==> flow/design.v <==
`timescale 1ns / 1ps
module checkfr_fsm(
    input [31:0] num_in,
    input clk, rst, r_i,
    output res,
    output reg r_o
    );
    reg [4:0] lst;
    reg [4:0] iter;
    reg res_rg;
    reg [1:0] state;
    reg [31:0] num;
    always@(posedge clk)
    begin
        if(rst)
            state <= 2'b00;
        else
        case(state)
        2'b00: if(r_i)
            begin
                lst <= 5'b11111;
                iter <= 0;
                res_rg <= 0;
                num <= num_in;
                state <= 2'b01;
            end
        2'b01:
            begin
                for(iter = 0; iter <= 22; iter = iter + 1)
                begin
                    if (lst == 5'b11111 && num[iter])
                        lst = iter;
                    else
                        lst = lst;
                end
                state <= 2'b10;
            end
        2'b10:
            begin
                if (num[30:23] > 7'b1111111)
                begin
                   res_rg = num[31] || ((22-(num[30:23]-7'b1111111)) >= lst) && (lst!=5'b11111);
                end
                else
                begin
                    res_rg = 1;
                end
                state <= 2'b00;
            end
        default:
            state <= 2'b00;
        endcase
    end
    always@(posedge clk)
    begin
        if(rst)
            r_o <= 0;
        else if(state == 2'b10)
            r_o <= 1;
        else
            r_o <= 0;
    end
    assign res = res_rg;
endmodule
`timescale 1ns / 1ps
module sum_fsm(
    input clk, rst, r_i,
    input [31:0] a, b,
    output [31:0] res,
    output reg r_o
    );
    reg [3:0] state;
    reg [31:0] mx;
    reg [31:0] mn;
    reg [24:0] mant;
    reg [22:0] mant_res;
    reg [8:0] exp;
    reg [4:0] carry;
    reg [4:0] iter;
    reg [31:0] res_reg;
    always@(posedge clk)
    begin
        if(rst)
            state <= 3'b000;
        else
        case(state)
            3'b000:
            begin
                state <= 3'b001;
                mx <= 0;
                mn <= 0;
                mant_res <= 0;
                mant <= 0;
                exp <= 0;
                carry <= 0;
                iter <= 0;
                res_reg <= 0;
            end
            3'b001: if(r_i)
            begin
                mx = (a[30:23] > b[30:23]) ? a : (((a[30:23] == b[30:23])) ? (a[22:0] > b[22:0] ? a : b) : b );
                mn = (a == mx) ? b : a;
                state <= 3'b010;
            end
            3'b010:
            begin
                mant <= (mx[31]^mn[31]) ? {1'b1, mx[22:0]} - ({1'b1, mn[22:0]} >> (mx[30:23]-mn[30:23])): {1'b1, mx[22:0]}+({1'b1, mn[22:0]} >> (mx[30:23]-mn[30:23]));
                state <= 3'b011;
            end
            3'b011:
            begin
                for(iter = 0; iter <= 24; iter = iter + 1)
                begin
                    if(mant[iter])
                        carry = iter;
                    else
                        carry = carry;
                end
                state <= 3'b100;
            end
            3'b100:
            begin
                mant_res <= mant[24] ? (mant >> 1) : (mant << (23-carry)); 
                state <= 3'b101;
            end
            3'b101:
            begin
                exp <= mx[30:23]+carry-5'b10111;
                state <= 3'b110;
            end
            3'b110:
            begin
                res_reg <= mx[31] ? {1'b1, exp[7:0], mant_res} : {1'b0, exp[7:0], mant_res};
                state <= 3'b111;
            end
            3'b111:
                state <= 3'b000;
            default:
                state <= 3'b000;
        endcase
    end
    always@(posedge clk)
    begin
        if(rst)
            r_o <= 0;
        else
        case(state)
            3'b000: r_o <= 0;
            3'b111: r_o <= 1;
        endcase
    end
    assign res = res_reg;
endmodule
`timescale 1ns / 1ps
module del_fsm(
    input [31:0] n, x,
    input clk, rst, r_i,
    output [31:0] res,
    output reg r_o
    );
    reg [24:0] divisible;
    reg [24:0] divider;
    reg [7:0] divs_exp;
    reg [7:0] divd_exp;
    reg divd_fb;
    reg divs_fb;
    reg [4:0] state;
    reg [4:0] iter;
    reg [23:0] mant_res;
    reg [24:0] reminder;
    reg [4:0] carry;
    reg [4:0] carry_sh;
    reg [8:0] exp;
    reg [31:0] res_reg;
    always@(posedge clk)
    begin
        if(rst)
            state <= 5'b00000;
        else
        case(state)
            5'b00000:
            begin
                divisible <= 0;
                divider <= 0;
                divs_exp <= 0;
                divd_exp <= 0;
                divd_fb <= 0;
                divs_fb <= 0;
                iter <= 0;
                mant_res <= 0;
                reminder <= 0;
                carry <= 0;
                res_reg <= 0;
                state <= 5'b00001;
            end
            5'b00001: if(r_i)
            begin
                divisible <= {1'b1, n[22:0]};
                divider <= {1'b1, x[22:0]};
                divs_exp <= n[30:23];
                divd_exp <= x[30:23];
                divd_fb <= n[31];
                divs_fb <= x[31];
                state <= 5'b00010;
            end
            5'b00010:
            begin
                if(divisible >= divider)
                begin
                    divisible <= divisible-divider;
                    mant_res <= mant_res +1'b1;
                    state <= 5'b00010;
                end
                else
                begin
                    reminder <= divisible;
                    state <= 5'b00011;
                end
            end
            5'b00011:
            begin
                reminder <= reminder << 1;
                state <= 5'b00100;
            end
            5'b00100:
            begin
                if(!mant_res[23])
                    state <= 5'b00101;
                else
                    state <= 5'b01010;  
            end
            5'b00101:
            begin
                if(reminder < divider)
                begin
                    mant_res <= mant_res << 1;
                    reminder <= reminder << 1;
                    state <= 5'b01001;
                end
                else
                    state <= 5'b00110;
            end
            5'b00110:
            begin
                mant_res <= (mant_res << 1) + 1'b1;
                state <= 5'b00111;
            end
            5'b00111:
            begin
                reminder <= reminder - divider;
                state <= 5'b01000;
            end
            5'b01000:
            begin
                reminder <= reminder << 1;
                state <= 5'b01001;
            end
            5'b01001:
            begin
                if(iter < 22)
                begin
                    iter <= iter + 1;
                    state <= 5'b00100;
                end
                else
                begin
                    state <= 5'b01010;
                    iter <= 0;
                end
            end
            5'b01010:  
            begin
                if(iter <= 23)
                    state <= 5'b01011;
                else
                    state <= 5'b01100;
            end
            5'b01011:
            begin
                if(mant_res[iter])
                begin
                    carry <= iter;
                    state <= 5'b01101;
                end
                else
                    state <= 5'b01101;
            end
            5'b01101:
            begin
                iter <= iter + 1;
                state <= 5'b01010;
            end
            5'b01100:
            begin
                carry_sh <= 23 - carry;
                state <= 5'b01110;
            end
            5'b01110:
            begin
                mant_res <= mant_res << carry_sh;
                state <= 5'b01111;
            end
            5'b01111:
            begin
                exp <= {1'b0,divs_exp}+7'b1111111-{1'b0,divd_exp};
                state <= 5'b10000;
            end
            5'b10000:
            begin
                res_reg <= {divs_fb^divd_fb, exp[7:0]-5'b10111+carry, mant_res[22:0]};
                state <= 5'b10001;
            end
            5'b10001:
            begin
                state <= 5'b00000;
            end
            default:
                state <= 5'b00000;
        endcase
    end
    always@(posedge clk)
    begin
        if(rst)
            r_o <= 0;
        else if(state == 5'b10001)
            r_o <= 1;
        else
            r_o <= 0;
    end    
    assign res = res_reg;
endmodule
`timescale 1ns / 1ps
module pow2_fsm(
    input [31:0] x,  
    input clk,
    input rst,
    input r_i,
    output [31:0] res,
    output err,
    output reg r_o
    );
    reg [8:0] exp_in;
    reg [22:0] mant_in;
    reg fb;
    reg [8:0] exp;
    reg [47:0] mant;
    reg [22:0] mant_res;
    reg [2:0] state;
    reg [31:0] res_reg;
    reg over;
    always@(posedge clk)
    begin
        if(rst)
            state <= 3'b000;
        else
        case(state)
        3'b000: if(r_i)
        begin
            exp_in <= x[30:23];
            mant_in <= x[22:0];
            fb <= x[31];
            exp <= 0;
            mant <= 0;
            mant_res <= 0;
            over <= 0;
            res_reg <= 0;
            state <= 3'b001;
        end
        3'b001:
        begin
            mant <= {1'b1,mant_in}*{1'b1,mant_in};
            state <= 3'b010;
        end
        3'b010:
        begin
            mant_res <= mant[47] ? mant[46:24] : mant[45:23];  
            state <= 3'b011;
        end
        3'b011:
        begin
            exp <= {1'b0,exp_in}+{1'b0,exp_in}-9'b001111111+mant[47];
            state <= 3'b100;
        end
        3'b100:
        begin
            res_reg = {1'b0, exp[7:0], mant_res};
            over = exp_in[7] ? {exp_in, mant_in} > res_reg[30:0] : {exp_in, mant_in} < res_reg[30:0];
            state <= 3'b101;
        end
        3'b101:
        begin
            state <= 3'b000;
        end
        default:
            state <= 3'b000;
        endcase
    end
    always@(posedge clk)
    begin
        if(rst)
            r_o <= 0;
        else if(state == 3'b101)
            r_o <= 1;
        else
            r_o <= 0;
    end
    assign res = res_reg;
    assign err = over;
endmodule
`timescale 1ns / 1ps
module fsm(
    input [15:0] dataIn,
    input R_I,
    input reset,
    input clk,
    output reg r_o,
    output reg [1:0] err,
    output [31:0] dataOut,
    output ready
    );
    reg [3:0] state;
    reg [31:0] reg_x;
    reg [31:0] reg_n;
    reg [31:0] counter;
    reg [31:0] step1;
    reg [31:0] step2;
    reg fr_i;
    reg fr_flag;
    wire fr_o;
    wire fr_res;
    reg incr_i;
    reg incr_flag;
    wire incr_o;
    wire [31:0] inc_res;
    reg sm_ri;
    reg sm_flag;
    wire sm_ro;
    wire [31:0] sm_res;
    reg dl_ri;
    reg dl_flag;
    wire dl_ro;
    wire [31:0] dl_res;
    reg pw_ri;
    reg pw_flag;
    wire pw_ro;
    wire pw_err;
    wire [31:0] pw_res;
    always@(posedge clk)
    begin
        if(reset)
        begin
            state <= 0;
            fr_i <= 0;
            incr_i <= 0;
            sm_ri <= 0;
            dl_ri <= 0;
            pw_ri <= 0;
        end
        else
        begin
            case(state)
                4'b0000:
                begin
                    reg_x <= 0;
                    reg_n <= 0;
                    counter <= 0;
                    err <= 0;
                    state <= 4'b0001;
                    fr_i <= 0;
                    fr_flag <= 1;
                    incr_i <= 0;
                    incr_flag <= 1;
                    sm_ri <= 0;
                    sm_flag <= 1;
                    dl_ri <= 0;
                    dl_flag <= 1;
                    pw_ri <= 0;
                    pw_flag <= 1;
                end
                4'b0001: if(R_I)
                begin
                    reg_x[31:16] <= dataIn;
                    state <= 4'b0010;
                end
                4'b0010: if(R_I)
                begin
                    reg_x[15:0] <= dataIn;
                    if ({reg_x[31:16], dataIn} == 0)
                    begin 
                        err <= 2'b11;
                        state <= 4'b1110;
                    end
                    else
                        state <= 4'b0011;    
                end
                4'b0011: if(R_I)
                begin
                    reg_n[31:16] <= dataIn;
                    state <= 4'b0100;
                end
                4'b0100: if(R_I)
                begin
                    reg_n[15:0] <= dataIn;
                    state <= 4'b1100;
                end
                4'b1100:  
                begin
                    if(fr_o)
                    begin
                        if(fr_res)
                        begin
                            err <= 2'b10;
                            reg_x <= 0;
                            fr_flag <= 1;
                            state <= 4'b1110;
                        end
                        else
                        begin
                            fr_flag <= 1;
                            state <= 4'b1101;
                        end
                    end
                    else
                    begin
                        if(fr_flag)
                        begin
                            fr_i <= 1;
                            fr_flag <= 0;
                        end
                        else
                            fr_i <= 0;
                   end
                end
                4'b1101:
                begin
                    state <= 4'b0101;
                end
                4'b0101:  
                begin
                    if(incr_o)
                    begin
                        counter <= inc_res;
                        if (inc_res[30:23]>reg_n[30:23] ? 1 : (inc_res[30:23]==reg_n[30:23] ? inc_res[22:0]>=reg_n[22:0] : 0))
                        begin
                            state <= 4'b0000;
                            incr_flag <= 1;
                        end
                        else
                        begin
                            incr_flag <= 1;
                            state <= 4'b0110;
                        end
                    end
                    else
                    begin
                        if(incr_flag)
                        begin
                            incr_i <= 1;
                            incr_flag <= 0;
                        end
                        else
                            incr_i <= 0;
                    end    
                end
                4'b0110:  
                begin
                    if(pw_ro)
                    begin
                        if (pw_err)
                        begin
                            err <= 2'b01;
                            reg_x <= 0;
                            state <= 4'b1110;
                            pw_flag <= 1;
                        end
                        else
                        begin
                            pw_flag <= 1;
                            step1 <= pw_res;
                            state <= 4'b0111;
                        end
                    end
                    else
                    begin
                        if(pw_flag)
                        begin
                            pw_ri <= 1;
                            pw_flag <= 0;
                        end
                        else
                            pw_ri <= 0;
                    end
                end
                4'b0111:  
                begin
                    if(dl_ro)
                    begin
                        dl_flag <= 1;
                        step2 <= dl_res;
                        state <= 4'b1000;
                    end
                    else
                    begin
                        if(dl_flag)
                        begin
                            dl_ri <= 1;
                            dl_flag <= 0;
                        end
                        else
                            dl_ri <= 0;
                   end
                end
                4'b1000:  
                begin
                    if(sm_ro)
                    begin
                        sm_flag <= 1;
                        reg_x <= sm_res;
                        state <= 4'b1110;
                    end
                    else
                    begin
                        if(sm_flag)
                        begin
                            sm_ri <= 1;
                            sm_flag <= 0;
                        end
                        else
                            sm_ri <= 0;
                    end
                end
                4'b1110:  
                begin
                    if(err==0)
                        state <= 4'b0101;
                    else
                        state <= 4'b0000;
                end
            endcase 
        end
    end
    always@(posedge clk)
    begin
        if(reset)
            r_o <= 0;
        else
        case(state)
            4'b0000: r_o <= 0;
            4'b0101: r_o <= 0;
            4'b1110: r_o <= 1;
            4'b1101: r_o <= 1;
        endcase
    end
    assign dataOut = reg_x;
    assign ready = (state == 4'b0001) || (state == 4'b0010) ||
                   (state == 4'b0011) || (state == 4'b0100);
    checkfr_fsm FR(
        .clk(clk),
        .rst(reset),
        .r_i(fr_i),
        .num_in(reg_n),
        .res(fr_res),
        .r_o(fr_o)
    );
    sum_fsm INCR(
        .clk(clk),
        .rst(reset),
        .r_i(incr_i),
        .r_o(incr_o),
        .a(counter),
        .b(32'b00111111100000000000000000000000),
        .res(inc_res)
    );
    sum_fsm SM(
        .clk(clk),
        .rst(reset),
        .r_i(sm_ri),
        .r_o(sm_ro),
        .a(step1),
        .b(step2),
        .res(sm_res)
    );
    pow2_fsm PW(
        .clk(clk),
        .rst(reset),
        .r_i(pw_ri),
        .r_o(pw_ro),
        .x(reg_x),
        .err(pw_err),
        .res(pw_res)
    );
    del_fsm DL(
        .clk(clk),
        .rst(reset),
        .r_i(dl_ri),
        .r_o(dl_ro),
        .n(reg_n),
        .x(reg_x),
        .res(dl_res)
    );
endmodule
# [From RTL to reports: fsm]
# What the tools print for fsm, step after step.
# Line numbers count from 1 in the design file above.
# Cell names lack the library's common part.
# A cell with n/a has no value.
[inputs] top_module="fsm" clock_port="clk" cell_library="sky130hd" corner="tt_025C_1v80"

# [Elaborated design]
# Source: Yosys, flattened and elaborated, memories not mapped. Widths are those after wreduce. Registers that Yosys merges into a memory's read port (data or address) are not register bits. Print and check cells do not count.
[classes] add_sub_neg=27 multipliers=1 div_mod_pow=0 n_cmp=14 equal=106 n_shift=6 n_mux=273 bitwise=5 reduce_and_logical=127
[ops] op="24-bit by 24-bit multiplier with 48-bit output" n=1
[ops] op="5-bit two-way mux" n=121
[ops] op="32-bit parallel mux with 2-bit select" n=9
[ops] op="32-bit two-way mux" n=16
[ops] op="25-bit two-way mux" n=7
[ops] op="16-bit parallel mux with 5-bit select" n=2
[ops] op="25-bit parallel mux with 2-bit select" n=3
[ops] op="23-bit parallel mux with 2-bit select" n=3
[ops] op="5-bit equality test with constant B" n=25
[ops] op="25-bit parallel mux with 5-bit select" n=1
[ops] op="24-bit parallel mux with 5-bit select" n=1
[ops] op="16-bit two-way mux" n=7
[ops] op="48-bit parallel mux with 2-bit select" n=1
[ops] op="23-bit two-way mux" n=4
[ops] op="5-bit parallel mux with 17-bit select" n=1
[ops] op="8-bit parallel mux with 2-bit select" n=5
[ops] op="25-bit parallel mux with 3-bit select" n=1
[ops] op="25-bit by 32-bit left shift with 23-bit output" n=2
[ops] op="32-bit equality test" n=2
[ops] op="4-bit two-way mux" n=16
[ops] op="16-bit parallel mux with 2-bit select" n=2
[ops] op="2-bit nonzero test" n=31
[ops] op="4-bit parallel mux with 7-bit select" n=2
[ops] op="3-bit AND reduction" n=18
[ops] op="26-bit by 1-bit != test with 1-bit output with constant B" n=2
[ops] op="24-bit by 25-bit adder with 25-bit output" n=2
[ops] op="24-bit by 25-bit subtractor with 25-bit output" n=2
[ops] op="24-bit by 8-bit right shift with 25-bit output" n=2
# Other operator kinds: 78; their cells: 270.
[word_totals] register_bits=867 latch_bits=0 ramBits=0 rom_bits=0 clocked_rd_ports_x_width=0 mem_count=0 input_bits=19 out_inout_bits=36 elab_cells=626

# [Depth]
# Yosys ltp: most cells in a row. Word level: on the elaborated netlist, between registers, memories and ports. Mapped: between sequential cells and ports; inverters and the memories' decode and read muxes count.
[logic_depth] word_depth=114 ABC_AREA=0 depth_mapped=29 ltp_nobuf=27

# [Netlist]
# Yosys stat after the flow's synthesis: flattened, memories mapped to cells. It holds for the ABC_AREA given above (unset counts as 0); a run with the other value may have another netlist.
# Totals and module areas in this step are rounded.
[types] cell="edfxtp_1" n=808 type_area_um2=2.43E+04
[types] cell="fa_1" n=433 type_area_um2=8.67E+03
[types] cell="ha_1" n=451 type_area_um2=5.64E+03
[types] cell="inv_1" n=781 type_area_um2=2.93E+03
[types] cell="and2_1" n=443 type_area_um2=2.77E+03
[types] cell="mux4_2" n=71 type_area_um2=1.6E+03
[types] cell="mux2i_1" n=146 type_area_um2=1.46E+03
[types] cell="nor2_1" n=356 type_area_um2=1.34E+03
[types] cell="nand2_1" n=353 type_area_um2=1.33E+03
[types] cell="a21oi_1" n=264 type_area_um2=1.32E+03
[types] cell="dfxtp_1" n=66 type_area_um2=1.32E+03
[types] cell="nor2b_1" n=211 type_area_um2=1.32E+03
[types] cell="xor2_1" n=122 type_area_um2=1.07E+03
[types] cell="o21ai_0" n=211 type_area_um2=1.06E+03
[types] cell="xnor2_1" n=110 type_area_um2=963.424
[types] cell="clkbuf_1" n=222 type_area_um2=833.299
[types] cell="nor3_1" n=120 type_area_um2=600.576
[types] cell="a21o_1" n=79 type_area_um2=593.069
# Other cell types: 75; their cells: 993.
[mapped] stdcells=6240 area_um2=66400 ff_cells=874 buffers=250
# By module: a second synthesis without flattening, with its own total; a netlist apart from the flattened one above.
[unflattened] cells_unflattened=6780 area_unflattened_um2=69700
# Rows give one instance, submodules left out.
[modules] mod="sum_fsm" instances=2 n_cells=1362 area_um2=13100
[modules] mod="pow2_fsm" instances=1 n_cells=2101 area_um2=21200
[modules] mod="del_fsm" instances=1 n_cells=1197 area_um2=12200
[modules] mod="fsm" instances=1 n_cells=507 area_um2=7470
[modules] mod="checkfr_fsm" instances=1 n_cells=251 area_um2=2540

# [Path before layout]
# Source: OpenSTA report_checks on the synthesized netlist (no wires, ideal clock, input and output delay 20% of the period each), path of least setup slack; recovery checks are left aside. Register names are those of the netlist, which keeps one name where synthesis merged equal registers.
[synth_timing] path_type="reg2reg" start="register PW.mant_in[2]" end="register PW.mant[46]" period_ps=10000 setup_ps=259 launch_ps=0 arrival_time_ps=7861 required_time_ps=9741 path_slack_ps=1880 delay_ps=8120 path_stages=28 n_path_buf=2 synth_period_reached_ps=8120
# "delay_ps" = arrival - input delay + setup time.
# "path_stages": output pins that drive a net of the path, with the launching flip-flop's if there is one; two outputs of one cell count as two.
# "synth_period_reached_ps" is the clock period less the worst setup slack; recovery checks do not enter. This is arithmetic on one report: input and output delays are still those of the set period (20% each).
# The rows between start and end are the longest chain of elaborated cells between them; the timing report does not say that the signal goes this way. Where chains are equally long, one stands for them.
# Each line given opens the expression or statement behind the cell; cells for indexed reads and writes are added by Yosys, which also makes memories of some case tables.
[synth_between] cell_sequence="edfxtp_1 > clkbuf_1 > inv_1 > clkbuf_1 > nor2_1 > fa_1 > fa_1 > fa_1 > inv_1 > fa_1 > inv_1 > fa_1 > inv_1 > fa_1 > inv_1 > fa_1 > ha_1 > a211oi_1 > or3_1 > nand4_1 > or4_1 > a311oi_2 > o21ai_0 > a2111oi_0 > nor3_1 > o31ai_1 > a21o_1 > a21oi_1" elab_chain_len=2
[synth_lines] item="start: declaration" line=343 rtl="reg [22:0] mant_in;"
[synth_lines] item="start: assignment" line=360 rtl="mant_in <= x[22:0];"
[synth_lines] item="24-bit by 24-bit multiplier with 48-bit output" line=371 rtl="mant <= {1'b1,mant_in}*{1'b1,mant_in};"
[synth_lines] item="48-bit parallel mux with 2-bit select" line=356 rtl="case(state)"
[synth_lines] item="end: assignment" line=363 rtl="mant <= 0;"
[synth_lines] item="end: assignment" line=371
[synth_lines] item="end: declaration" line=346 rtl="reg [47:0] mant;"

# [Timing after layout]
# From the final timing report of run 3: the path of least setup slack in the routed layout; clock arrival at registers is part of the times.
# The path's times are printed in steps of 10 ps; the period is the one set.
[layout_timing] path_type="reg2reg" start="register PW.mant_in[1]" end="register PW.mant[46]" period_ps=7350 setup_ps=250 launch_ps=690 arrival_time_ps=8200 required_time_ps=7790 path_slack_ps=-410 path_stages=32 n_path_buf=7
# The rows between start and end are the longest chain of elaborated cells between them; the timing report does not say that the signal goes this way. Where chains are equally long, one stands for them.
[layout_between] cell_sequence="edfxtp_1 > buf_6 > buf_6 > buf_4 > and2_4 > fa_1 > inv_1 > fa_1 > inv_1 > fa_1 > ha_2 > inv_1 > fa_1 > fa_1 > inv_1 > fa_1 > ha_4 > a21oi_2 > a2bb2oi_1 > buf_4 > nand4_1 > buf_4 > or4_4 > a311oi_2 > buf_4 > o21ai_4 > a2111oi_4 > buf_4 > nor3_4 > o31ai_4 > a21o_1 > a21oi_1" elab_chain_len=2
[layout_lines] item="start: declaration" line=343 rtl="reg [22:0] mant_in;"
[layout_lines] item="start: assignment" line=360 rtl="mant_in <= x[22:0];"
[layout_lines] item="24-bit by 24-bit multiplier with 48-bit output" line=371 rtl="mant <= {1'b1,mant_in}*{1'b1,mant_in};"
[layout_lines] item="48-bit parallel mux with 2-bit select" line=356 rtl="case(state)"
[layout_lines] item="end: assignment" line=363 rtl="mant <= 0;"
[layout_lines] item="end: assignment" line=371
[layout_lines] item="end: declaration" line=346 rtl="reg [47:0] mant;"

FLOW RESULTS
============

Flow measurements of fsm on sky130hd: 3 stored runs with different settings, listed in no order. Input and output delays are each 20% of the period that was set; the output load is 0.01 pF.
"period_less_ws_ps" is the run's clock period less its worst setup slack. It is reckoned from that one timing run; input and output delays stay at 20% of the period that was set.
"worst_path_time_ps" = time allowed to the worst setup path (clock period - input delay - output delay, where it has them) - its slack; a late launch clock adds to it, a late capture clock takes from it.
"worst_path_time_ps" is known to 10 ps.
Values from the reports are rounded here.

[flow] run 1: files
==> flow/run.sh <==
#!/bin/bash
# the make line also repeats the synthesis and layout settings of config.mk as NAME=value (left out here)
make -C /OpenROAD-flow-scripts/flow DESIGN_CONFIG=/design/flow/config.mk WORK_HOME=/design/flow/orfs CLKGATE_MAP_FILE= finish
==> flow/config.mk <==
export PLATFORM = sky130hd
export DESIGN_NAME = fsm
export DESIGN_NICKNAME = fsm
export VERILOG_FILES = /design/flow/design.v
export SDC_FILE = /design/flow/constraint.sdc
export NUM_CORES = 4
export LEC_CHECK = 0
export CAP_MARGIN = 30
export CELL_PAD_IN_SITES_DETAIL_PLACEMENT = 2
export CELL_PAD_IN_SITES_GLOBAL_PLACEMENT = 0
export CORE_ASPECT_RATIO = 0.58
export CORE_MARGIN = 3
export CORE_UTILIZATION = 40
export GPL_ROUTABILITY_DRIVEN = 0
export MAX_ROUTING_LAYER = met5
export MIN_ROUTING_LAYER = met2
export PLACE_DENSITY_LB_ADDON = 0.17
export SLEW_MARGIN = 30
==> flow/constraint.sdc <==
create_clock -name core_clock -period 10.0 [get_ports {clk}]
set_input_delay 2.0000 -clock core_clock [delete_from_list [all_inputs] [get_ports {clk}]]
set_output_delay 2.0000 -clock core_clock [all_outputs]
set_load 0.01 [all_outputs]

[flow] run 1: no results, routing failed with GRT-0116

[flow] run 2: files
==> flow/run.sh <==
#!/bin/bash
# the make line also repeats the synthesis and layout settings of config.mk as NAME=value (left out here)
make -C /OpenROAD-flow-scripts/flow DESIGN_CONFIG=/design/flow/config.mk WORK_HOME=/design/flow/orfs CLKGATE_MAP_FILE= finish
==> flow/config.mk <==
export PLATFORM = sky130hd
export DESIGN_NAME = fsm
export DESIGN_NICKNAME = fsm
export VERILOG_FILES = /design/flow/design.v
export SDC_FILE = /design/flow/constraint.sdc
export NUM_CORES = 4
export LEC_CHECK = 0
export CAP_MARGIN = 30
export CELL_PAD_IN_SITES_DETAIL_PLACEMENT = 2
export CELL_PAD_IN_SITES_GLOBAL_PLACEMENT = 0
export CORE_ASPECT_RATIO = 0.58
export CORE_MARGIN = 3
export CORE_UTILIZATION = 40
export GPL_ROUTABILITY_DRIVEN = 0
export MAX_ROUTING_LAYER = met4
export MIN_ROUTING_LAYER = met2
export PLACE_DENSITY_LB_ADDON = 0.17
export SLEW_MARGIN = 30
==> flow/constraint.sdc <==
create_clock -name core_clock -period 6.6 [get_ports {clk}]
set_input_delay 1.3200 -clock core_clock [delete_from_list [all_inputs] [get_ports {clk}]]
set_output_delay 1.3200 -clock core_clock [all_outputs]
set_load 0.01 [all_outputs]

[flow] run 2: no results, routing failed with GRT-0116

[flow] run 3: files
==> flow/run.sh <==
#!/bin/bash
# the make line also repeats the synthesis and layout settings of config.mk as NAME=value (left out here)
make -C /OpenROAD-flow-scripts/flow DESIGN_CONFIG=/design/flow/config.mk WORK_HOME=/design/flow/orfs CLKGATE_MAP_FILE= finish
==> flow/config.mk <==
export PLATFORM = sky130hd
export DESIGN_NAME = fsm
export DESIGN_NICKNAME = fsm
export VERILOG_FILES = /design/flow/design.v
export SDC_FILE = /design/flow/constraint.sdc
export NUM_CORES = 4
export LEC_CHECK = 0
export CAP_MARGIN = 20
export CELL_PAD_IN_SITES_GLOBAL_PLACEMENT = 2
export CORE_ASPECT_RATIO = 1.78
export CORE_MARGIN = 4
export CORE_UTILIZATION = 48
export PLACE_DENSITY = 0.74
export SETUP_SLACK_MARGIN = 2.05
export SLEW_MARGIN = 20
export TNS_END_PERCENT = 45
==> flow/constraint.sdc <==
create_clock -name core_clock -period 7.35 [get_ports {clk}]
set_input_delay 1.4700 -clock core_clock [delete_from_list [all_inputs] [get_ports {clk}]]
set_output_delay 1.4700 -clock core_clock [all_outputs]
set_load 0.01 [all_outputs]

[flow] run 3: metrics
[metrics] synthesis_area_um2 = 66400
[metrics] total_die_area_um2 = 145000
[metrics] post_route_stdcell_area_um2 = 75900
[metrics] post_route_util_pct = 55.4
[metrics] timing.setup.ws_ps = -409
[metrics] final_setup_tns_ps = -3780
[metrics] hold_ws_ps = 395
[metrics] period_less_ws_ps = 7759
[metrics] worst_path_time_ps = 7760
[metrics] worst_setup_path_type = reg2reg
